==> flow/design.v <==
module count_fifo #(   
    parameter DATA_WIDTH = 8,
    parameter FIFO_DEPTH = 4
) (
    input logic clk,
    input logic rst,
    input logic wr_en,
    input logic rd_en,
    input logic [DATA_WIDTH-1:0] wdata,
    output logic [DATA_WIDTH-1:0] rdata,
    output logic full,
    output logic empty
);
  localparam ADDR_WIDTH = $clog2(FIFO_DEPTH);
  logic [DATA_WIDTH-1:0] fifo_mem[FIFO_DEPTH];
  logic [ADDR_WIDTH-1:0] write_ptr, read_ptr;
  logic [ADDR_WIDTH:0] fifo_count;
  always_ff @(posedge clk) begin
    if (rst) begin
      write_ptr  <= 0;
      read_ptr   <= 0;
      fifo_count <= 0;
    end else begin
      case ({
        wr_en, rd_en
      })
        2'b10:   fifo_count <= fifo_count + 1;
        2'b01:   fifo_count <= fifo_count - 1;
        default: fifo_count <= fifo_count;
      endcase
      if (wr_en && !full) begin
        fifo_mem[write_ptr] <= wdata;
        write_ptr <= write_ptr + 1;
      end
      if (rd_en && !empty) begin
        rdata <= fifo_mem[read_ptr];
        read_ptr <= read_ptr + 1;
      end
    end
  end
  assign full  = (fifo_count == FIFO_DEPTH);
  assign empty = (fifo_count == 0);
endmodule
module le_fifo #(
    parameter DATA_WIDTH = 8,
    parameter FIFO_DEPTH = 4
) (
    input logic clk,
    input logic rst,
    input logic wr_en,
    input logic rd_en,
    input logic [DATA_WIDTH-1:0] wdata,
    output logic [DATA_WIDTH-1:0] rdata,
    output logic full,
    output logic empty
);
  localparam ADDR_WIDTH = $clog2(FIFO_DEPTH);
  logic [DATA_WIDTH-1:0] fifo_mem[FIFO_DEPTH];
  logic [ADDR_WIDTH-1:0] write_ptr, read_ptr;
  always_ff @(posedge clk) begin
    if (rst) begin
      write_ptr <= 0;
      read_ptr  <= 0;
    end else begin
      if (wr_en && !full) begin
        fifo_mem[write_ptr] <= wdata;
        write_ptr <= write_ptr + 1;
      end
      if (rd_en && !empty) begin
        rdata <= fifo_mem[read_ptr];
        read_ptr <= read_ptr + 1;
      end
    end
  end
  assign full  = ((write_ptr + 1'b1) == read_ptr);
  assign empty = (write_ptr == read_ptr);
endmodule
module wbit_fifo #(
    parameter DATA_WIDTH = 8,
    parameter FIFO_DEPTH = 4
) (
    input logic clk,
    input logic rst,
    input logic wr_en,
    input logic rd_en,
    input logic [DATA_WIDTH-1:0] wdata,
    output logic [DATA_WIDTH-1:0] rdata,
    output logic full,
    output logic empty
);
  localparam ADDR_WIDTH = $clog2(FIFO_DEPTH);
  logic [DATA_WIDTH-1:0] fifo_mem[FIFO_DEPTH];
  logic [ADDR_WIDTH:0] write_ptr, read_ptr;
  logic wrap_around;
  always_ff @(posedge clk) begin
    if (rst) begin
      write_ptr <= 0;
      read_ptr  <= 0;
    end else begin
      if (wr_en && !full) begin
        fifo_mem[write_ptr[ADDR_WIDTH-1:0]] <= wdata;
        write_ptr <= write_ptr + 1;
      end
      if (rd_en && !empty) begin
        rdata <= fifo_mem[read_ptr[ADDR_WIDTH-1:0]];
        read_ptr <= read_ptr + 1;
      end
    end
  end
  assign wrap_around = (write_ptr[ADDR_WIDTH] ^ read_ptr[ADDR_WIDTH]);
  assign full = wrap_around & (write_ptr[ADDR_WIDTH-1:0] == read_ptr[ADDR_WIDTH-1:0]);
  assign empty = (write_ptr == read_ptr);
endmodule
module uart_tx #(
    parameter DATA_WIDTH = 8,
    parameter FIFO_DEPTH = 16
) (
    input logic clk_i,
    input logic rst_ni,
    input logic [15:0] baud_div_i,
    input logic tx_we_i,      
    input logic tx_en_i,      
    input logic [DATA_WIDTH-1:0] din_i,  
    output logic empty_o,   
    output logic full_o,    
    output logic tx_bit_o   
);
  localparam COUNTER_WIDTH = $clog2(DATA_WIDTH);
  logic                     rd_en;   
  logic [   DATA_WIDTH-1:0] data;   
  logic [   DATA_WIDTH-1:0] data_q;   
  logic [COUNTER_WIDTH-1:0] bit_counter;   
  logic [             15:0] baud_counter;   
  typedef enum logic [1:0] {
    IDLE,            
    SENDING_START,   
    SENDING_DATA,    
    SENDING_STOP     
  } state_t;
  state_t state, next_state;
  wbit_fifo #(
      .DATA_WIDTH(DATA_WIDTH),
      .FIFO_DEPTH(FIFO_DEPTH)
  ) tx_buffer (
      .clk  (clk_i),
      .rst  (!rst_ni),
      .wr_en(tx_we_i),
      .rd_en(rd_en),
      .wdata(din_i),
      .rdata(data),
      .full (full_o),
      .empty(empty_o)
  );
  always_comb begin
    next_state = state;
    rd_en = 1'b0;   
    unique case (state)
      IDLE: begin
        if (tx_en_i && !empty_o) begin
          rd_en = 1'b1;
          next_state = SENDING_START;
        end
      end
      SENDING_START: begin
        if (baud_counter == baud_div_i - 1) begin
          next_state = SENDING_DATA;
        end
      end
      SENDING_DATA: begin
        if (baud_counter == baud_div_i - 1 && bit_counter == DATA_WIDTH - 1) begin
          next_state = SENDING_STOP;
        end
      end
      SENDING_STOP: begin
        if (baud_counter == baud_div_i - 1) begin
          if (tx_en_i && !empty_o) begin
            rd_en = 1'b1;
            next_state = SENDING_START;
          end else begin
            next_state = IDLE;
          end
        end
      end
    endcase
    case (state)
      IDLE:          tx_bit_o = 1'b1;
      SENDING_START: tx_bit_o = 1'b0;
      SENDING_DATA:  tx_bit_o = data_q[bit_counter];
      SENDING_STOP:  tx_bit_o = 1'b1;
      default:       tx_bit_o = 1'b1;
    endcase
  end
  always_ff @(posedge clk_i or negedge rst_ni) begin
    if (!rst_ni) begin
      state <= IDLE;
      baud_counter <= 0;
      bit_counter <= 0;
      data_q <= '1;
    end else begin
      state <= next_state;
      if (state == IDLE) begin
        baud_counter <= 0;
      end else if (baud_counter == baud_div_i - 1) begin
        baud_counter <= 0;
      end else begin
        baud_counter <= baud_counter + 1;
      end
      if (baud_counter == baud_div_i - 1) begin
        case (state)
          IDLE: begin
            bit_counter <= 0;
          end
          SENDING_START: begin
            bit_counter <= 0;
            data_q <= data;
          end
          SENDING_DATA: begin
            if (bit_counter < DATA_WIDTH - 1) begin
              bit_counter <= bit_counter + 1;
            end
          end
          SENDING_STOP: begin
            bit_counter <= 0;
          end
          default: ;
        endcase
      end
    end
  end
endmodule
module uart_rx #(
    parameter DATA_WIDTH = 8,
    parameter FIFO_DEPTH = 16
) (
    input logic        clk_i,        
    input logic        rst_ni,       
    input logic [15:0] baud_div_i,   
    input logic        rx_re_i,      
    input logic        rx_en_i,      
    input logic        rx_bit_i,     
    output logic [DATA_WIDTH-1:0] dout_o,   
    output logic                  full_o,   
    output logic                  empty_o   
);
  localparam COUNTER_WIDTH = $clog2(DATA_WIDTH + 1);
  logic [   DATA_WIDTH-1:0] rx_data_reg;   
  logic [COUNTER_WIDTH-1:0] bit_counter;   
  logic [             15:0] baud_counter;   
  typedef enum logic [1:0] {
    IDLE,   
    START_BIT,   
    DATA_BITS,   
    STOP_BIT   
  } state_t;
  state_t state, next_state;
  logic mid_tick;
  logic end_tick;
  logic rx_we;
  assign mid_tick = (baud_counter == (baud_div_i >> 1));
  assign end_tick = (baud_counter == baud_div_i);
  wbit_fifo #(
      .DATA_WIDTH(DATA_WIDTH),
      .FIFO_DEPTH(FIFO_DEPTH)
  ) rx_buffer (
      .clk  (clk_i),
      .rst  (!rst_ni),
      .wr_en(rx_we),
      .rd_en(rx_re_i),
      .wdata(rx_data_reg),
      .rdata(dout_o),
      .full (full_o),
      .empty(empty_o)
  );
  assign rx_we = (state == STOP_BIT) && end_tick;
  always_comb begin
    next_state = state;
    unique case (state)
      IDLE: begin
        if (rx_en_i && !rx_bit_i && !full_o) begin
          next_state = START_BIT;
        end
      end
      START_BIT: begin
        if (mid_tick) begin
          if (!rx_bit_i) begin
            next_state = DATA_BITS;
          end else begin
            next_state = IDLE;
          end
        end
      end
      DATA_BITS: begin
        if (mid_tick && bit_counter == DATA_WIDTH - 1) begin
          next_state = STOP_BIT;
        end
      end
      STOP_BIT: begin
        if (mid_tick) begin
          if (rx_bit_i == 1'b1) begin
            next_state = IDLE;
          end
        end
      end
    endcase
  end
  always_ff @(posedge clk_i or negedge rst_ni) begin
    if (!rst_ni) begin
      state    <= IDLE;
      baud_counter <= '0;
      bit_counter <= '0;
      rx_data_reg <= '0;
    end else begin
      state <= next_state;
      if (state == IDLE || end_tick) begin
        baud_counter <= '0;
      end else begin
        baud_counter <= baud_counter + 1'b1;
      end
      if (mid_tick) begin
        if (state == DATA_BITS) begin
          rx_data_reg[bit_counter] <= rx_bit_i;
          if (bit_counter < DATA_WIDTH - 1) begin
            bit_counter <= bit_counter + 1'b1;
          end
        end else if (state == START_BIT) begin
          bit_counter <= '0;
        end
      end
    end
  end
endmodule
module uart #(
    parameter DATA_WIDTH = 8,
    parameter FIFO_DEPTH = 16
) (
    input  logic        clk_i,        
    input  logic        rst_ni,       
    input  logic        stb_i,        
    input  logic [ 1:0] adr_i,        
    input  logic [ 3:0] byte_sel_i,   
    input  logic        we_i,         
    input  logic [31:0] dat_i,        
    output logic [31:0] dat_o,        
    input  logic        uart_rx_i,    
    output logic        uart_tx_o     
);
  logic                                                                                                               [          15:0] baud_div_reg;   
  logic                                                                                                                                tx_en_reg;   
  logic                                                                                                                                rx_en_reg;   
  logic                                                                                                                                tx_full_o;   
  logic                                                                                                                                tx_empty_o;   
  logic                                                                                                                                rx_full_o;   
  logic                                                                                                                                rx_empty_o;   
  logic                                                                                                                                rx_frame_error;   
  logic                                                                                                                                tx_we_o;   
  logic                                                                                                                                rx_re_o;   
  logic                                                                                                               [DATA_WIDTH-1:0] dout_o;   
  logic                                                                                                               [          31:0] rdata;
  logic                                                                                                                                rd_state;
  assign rx_frame_error = 1'b0;
  enum logic [1:0] {UART_BAUD_ADDR = 2'b00, UART_CTRL_ADDR = 2'b01, UART_STATUS_ADDR = 2'b10, UART_DATA_ADDR = 2'b11}                  uart_reg_e;
  uart_tx #(
      .DATA_WIDTH(DATA_WIDTH),
      .FIFO_DEPTH(FIFO_DEPTH)
  ) uart_tx_inst (
      .clk_i     (clk_i),
      .rst_ni    (rst_ni),
      .baud_div_i(baud_div_reg),
      .tx_we_i   (tx_we_o),
      .tx_en_i   (tx_en_reg),
      .din_i     (dat_i[DATA_WIDTH-1:0]),
      .full_o    (tx_full_o),
      .empty_o   (tx_empty_o),
      .tx_bit_o  (uart_tx_o)
  );
  uart_rx #(
      .DATA_WIDTH(DATA_WIDTH),
      .FIFO_DEPTH(FIFO_DEPTH)
  ) uart_rx_inst (
      .clk_i     (clk_i),
      .rst_ni    (rst_ni),
      .baud_div_i(baud_div_reg),
      .rx_re_i   (rx_re_o),
      .rx_en_i   (rx_en_reg),
      .dout_o    (dout_o),
      .full_o    (rx_full_o),
      .empty_o   (rx_empty_o),
      .rx_bit_i  (uart_rx_i)
  );
  always_ff @(posedge clk_i) begin
    if (!rst_ni) begin
      baud_div_reg <= 16'd0;
      tx_en_reg    <= 1'b0;
      rx_en_reg    <= 1'b0;
    end else if (stb_i && we_i) begin
      unique case (adr_i)
        UART_BAUD_ADDR: begin
          if (byte_sel_i[0] || byte_sel_i[1]) baud_div_reg <= dat_i[15:0];
        end
        UART_CTRL_ADDR: begin
          if (byte_sel_i[0]) begin
            tx_en_reg <= dat_i[0];
            rx_en_reg <= dat_i[1];
          end
        end
        default: ;   
      endcase
    end
  end
  always_comb begin
    tx_we_o = 1'b0;
    rx_re_o = 1'b0;
    if (stb_i) begin
      unique case (adr_i)
        UART_DATA_ADDR: begin
          if (we_i) begin
            tx_we_o = ~tx_full_o;
          end else begin
            rx_re_o = ~rx_empty_o;
          end
        end
        default: ;
      endcase
    end
  end
  always_ff @(posedge clk_i) begin
    if (!rst_ni) begin
      rdata <= '0;
      rd_state <= '0;
    end else begin
      rdata <= rdata;
      rd_state <= stb_i && adr_i == UART_DATA_ADDR && !we_i && !rx_empty_o;
      if (stb_i) begin
        unique case (adr_i)
          UART_BAUD_ADDR:   rdata <= {16'b0, baud_div_reg};
          UART_CTRL_ADDR:   rdata <= {29'b0, rx_en_reg, tx_en_reg};
          UART_STATUS_ADDR: rdata <= {27'b0, rx_frame_error, rx_empty_o, rx_full_o, tx_empty_o, tx_full_o};
          default:          rdata <= '0;
        endcase
      end
    end
  end
  assign dat_o = rd_state ? {{(32 - DATA_WIDTH) {1'b0}}, dout_o} : rdata;
endmodule
# Reports on uart
# What the tools print for uart, step after step.
# Lines are those of the file above, counted from 1.
# Cell names lack the library's common part.
# The mark n/a stands for no value.
# setup
design	uart
clk_port	clk_i
cell_library	sky130hd
lib_corner	tt_025C_1v80

# Word level
# Yosys after proc, flatten, opt, wreduce and memory -nomap, before mapping. Memory bits, and registers merged into a memory's read port (data or address), are not among the register bits. Print and check cells are not counted.
# Memory sizes are those after Yosys's memory passes, which may raise the word count (mostly to a power of two), join words into wider ones and drop unused or constant bits.
# classes
add_sub_neg	10
cmp	2
eq_ne	29
n_shift	3
muxes	45
n_logic	9
n_reduce_logical	40
# op_table
cell	n
16-bit case mux with 3-bit select	1
16-bit 2-to-1 mux	3
16-bit by 1-bit adder with 16-bit output (second input constant)	2
16-bit by 32-bit equality test with 1-bit output	1
32-bit 2-to-1 mux	1
8-bit 2-to-1 mux	4
4-bit 2-to-1 mux	7
5-bit by 1-bit adder with 5-bit output (second input constant)	4
2-bit 2-to-1 mux	10
2-bit by 1-bit inequality test with 1-bit output (second input constant)	9
16-bit by 1-bit subtractor with 17-bit output (second input constant)	1
16-bit by 15-bit equality test with 1-bit output	1
16-bit equality test	1
2-bit case mux with 4-bit select	2
1-bit logical AND	14
1-bit 2-to-1 mux	13
2-bit equality test (second input constant)	6
3-bit AND reduction	4
5-bit equality test	2
1-bit by 5-bit variable shift with 8-bit output	1
1-bit by 5-bit variable shift with 8-bit output (first input constant)	1
2-bit AND reduction	4
4-bit equality test	2
8-bit by 3-bit indexed select with 1-bit output	1
8-bit bitwise AND	1
8-bit bitwise OR	1
8-bit NOT	1
1-bit logical NOT	6
# Not listed: further kinds 22, cells in them 34.
# bits
register_bits	130
mem_bits_rw	256
clocked_rd_ports_x_width	16
mem_count	2
input_bits	43
output_inout_bits	33
word_cells	157
# mem_list
name	size	word_bits	read_ports	write_ports	line	text
uart_rx_inst.rx_buffer.fifo_mem	16	8	1	1	92	logic [DATA_WIDTH-1:0] fifo_mem[FIFO_DEPTH];
uart_tx_inst.tx_buffer.fifo_mem	16	8	1	1	92

# Longest topological paths
# Longest topological path by Yosys (ltp), each cell counted once; first at word level (registers and memories cut), then after technology mapping (sequential cells cut; the memories' decode and read muxes count).
# depth
depth_word	9
abc_area	0
ltp_mapped	14
mapped_depth_nobuf	10

# Synthesis result
# Yosys stat after the flow's synthesis: flattened, memories mapped to cells. It holds for the ABC_AREA given above (unset counts as 0); a run with the other value may have another netlist.
# synth_totals
mapped_cells	1211
area_mm2	0.0172078
seq_area_mm2	0.0108579
ff_cells	390
n_buf	92
# types
cell	n	area_total_um2
edfxtp_1	272	8.17E+03
mux4_2	82	1.85E+03
dfrtp_1	53	1.33E+03
dfxtp_1	55	1.1E+03
xnor2_1	67	586.813
nand2_1	93	349.085
nor2_1	84	315.302
xor2_1	31	271.51
dfstp_2	10	262.752
ha_1	20	250.24
nor2b_1	36	225.216
clkbuf_1	59	221.462
mux2_2	17	191.434
nand3_1	35	175.168
a21boi_0	20	150.144
mux2i_1	15	150.144
buf_4	19	142.637
nand4_1	22	137.632
# Other cell types: 42; their cells: 221.
# By module: a second synthesis without flattening, with its own total; a netlist apart from the flattened one above.
# hier_totals
cells_unflattened	1260
hier_area_mm2	0.0178646
# Rows give one instance, submodules left out.
# modules
mod	n_inst	cells	area_mm2	seq_area_mm2
wbit_fifo	2	315	0.005992	0.0042841
uart_tx	1	223	0.002132	0.000787
uart_rx	1	208	0.0019819	0.000802
uart	1	199	0.0017667	0.0007007

# Worst setup path after synthesis
# Path of least setup slack by OpenSTA after synthesis, without wires, with an ideal clock, recovery checks aside; 20% of the period is set as input and as output delay. Where synthesis merged equal registers, the netlist keeps one of their names.
# synth_path
path_type	input-to-reg
startpoint	in adr_i[1]
endpoint	mem uart_tx_inst.tx_buffer.fifo_mem[0][0]
clock_period_ns	10.0
in_delay_ns	2.000
setup_ns	0.370
launch_ns	2.000
arrival_ns	3.400
required_time_ns	9.630
slack_ns	6.230
path_delay_ns	1.770
driving_pins	5
path_buffers	1
period_less_setup_slack_ns	3.77
# "path_delay_ns" is the arrival time less input delay plus setup time.
# "driving_pins" counts driving pins, that of a launching flip-flop among them; a cell with two outputs on the path counts twice.
# "period_less_setup_slack_ns" = period - worst setup slack (recovery checks aside). The figure is calculated, with input and output delays left at 20% of the set period.
# The rows between start and end are the longest chain of elaborated cells between them; the timing report does not say that the signal goes this way. Where chains are equally long, one stands for them.
# A line is the first line of the expression or statement that the cell stems from. Yosys adds cells for indexed reads and writes and turns some case tables into memories.
# Only ways into the end's enable, where the timed path ends, are counted here.
# synth_via
path_cell_list	clkbuf_1 > and3_1 > o211ai_1 > or3_1 > nor2_1
elab_chain_cells	6
cone_cells	8
classes_between	eq/ne: 1; mux: 6; reduce/logical: 1
# synth_lines
element	line	text
from (decl)	339	input  logic [ 1:0] adr_i,
2-bit equality test	414	unique case (adr_i)
1-bit 2-to-1 mux	414
1-bit 2-to-1 mux	413	if (stb_i) begin
1-bit logical AND	100	if (wr_en && !full) begin
4-bit 2-to-1 mux	100
4-bit 2-to-1 mux	96	if (rst) begin
to (decl)	92	logic [DATA_WIDTH-1:0] fifo_mem[FIFO_DEPTH];

# Path in the finished layout
# From the final timing report of flow run 1: the path of least setup slack in the routed layout; clock arrival at registers is part of the times.
# layout_path
path_type	reg-to-output
startpoint	reg uart_tx_inst.bit_counter[0]
endpoint	out uart_tx_o
clock_period_ns	10.0
output_delay_ns	2.00
launch_ns	0.56
arrival_ns	2.64
required_time_ns	8.00
slack_ns	5.36
driving_pins	5
path_buffers	1
# The rows between start and end are the longest chain of elaborated cells between them; the timing report does not say that the signal goes this way. Where chains are equally long, one stands for them.
# A register here has more assigning lines than the two given.
# layout_via
path_cell_list	dfrtp_1 > mux4_2 > mux2_2 > a211o_1 > clkdlybuf4s50_1
elab_chain_cells	2
cone_cells	2
lines_between	2
classes_between	shift: 1; mux: 1
# layout_lines
element	line	text
from (decl)	132	logic [COUNTER_WIDTH-1:0] bit_counter;
from (assign)	197	bit_counter <= 0;
from (assign)	219	bit_counter <= bit_counter + 1;
8-bit by 3-bit indexed select with 1-bit output	188	SENDING_DATA:  tx_bit_o = data_q[bit_counter];
1-bit case mux with 3-bit select	185	case (state)
to (decl)	345	output logic        uart_tx_o

# Below are 4 stored runs of the flow (Yosys, OpenROAD; platform sky130hd) on uart, each with its settings and what was measured, unordered. Constraints: input delay and output delay 20% of the set period each, output load 0.01 pF.
# "worst_path_ns" means the part of the period allowed to the worst setup path (the constraints hold back 20% at inputs and 20% at outputs) less its slack; where the path has registers, the arrival times of their clocks count too.
# "totalPower_w" is the tool's figure for a default switching activity; nothing was simulated.
# Settings: - = not set for that run.
stored run	SLEW_MARGIN	TNS_END_PERCENT	period_ns	CAP_MARGIN	CORE_MARGIN	CORE_UTILIZATION	CELL_PAD_IN_SITES_GLOBAL_PLACEMENT	CORE_ASPECT_RATIO	CTS_CLUSTER_DIAMETER	CTS_CLUSTER_SIZE	GPL_TIMING_DRIVEN	HOLD_SLACK_MARGIN	MIN_ROUTING_LAYER	SETUP_SLACK_MARGIN	ABC_AREA	MAX_ROUTING_LAYER	PLACE_DENSITY_LB_ADDON	GPL_ROUTABILITY_DRIVEN	total_negative_slack_ns	worst_path_ns	critical_path_kind	totalPower_w	design.die.area_mm2	final_stdcell_area_mm2	synth_area_mm2	worst_setup_slack_ns
flow run 1	15	70	10.0	20	2	40	-	-	-	-	-	-	-	-	-	-	-	-	0.000	2.64	reg-to-output	0.003755	0.0446942	0.0193511	0.0172078	5.361
flow run 2	30	15	10.0	0	2	50	2	0.81	69	50	0	-0.02	met1	1.93	-	-	-	-	0.000	2.62	reg-to-output	0.003334	0.035923	0.0190971	0.0172078	5.379
flow run 3	20	-	4.57	25	2	40	-	1.3	215	-	-	-	met2	0.77	1	met4	0.07	-	0.000	2.42	reg-to-output	0.008754	0.0459295	0.0199491	0.017687	1.240
flow run 4	20	25	4.57	25	2	22	0	1.3	215	-	-	-	met2	0.77	1	met4	0.07	0	0.000	3.39	reg-to-reg	0.009025	0.0826984	0.0207962	0.017687	1.177
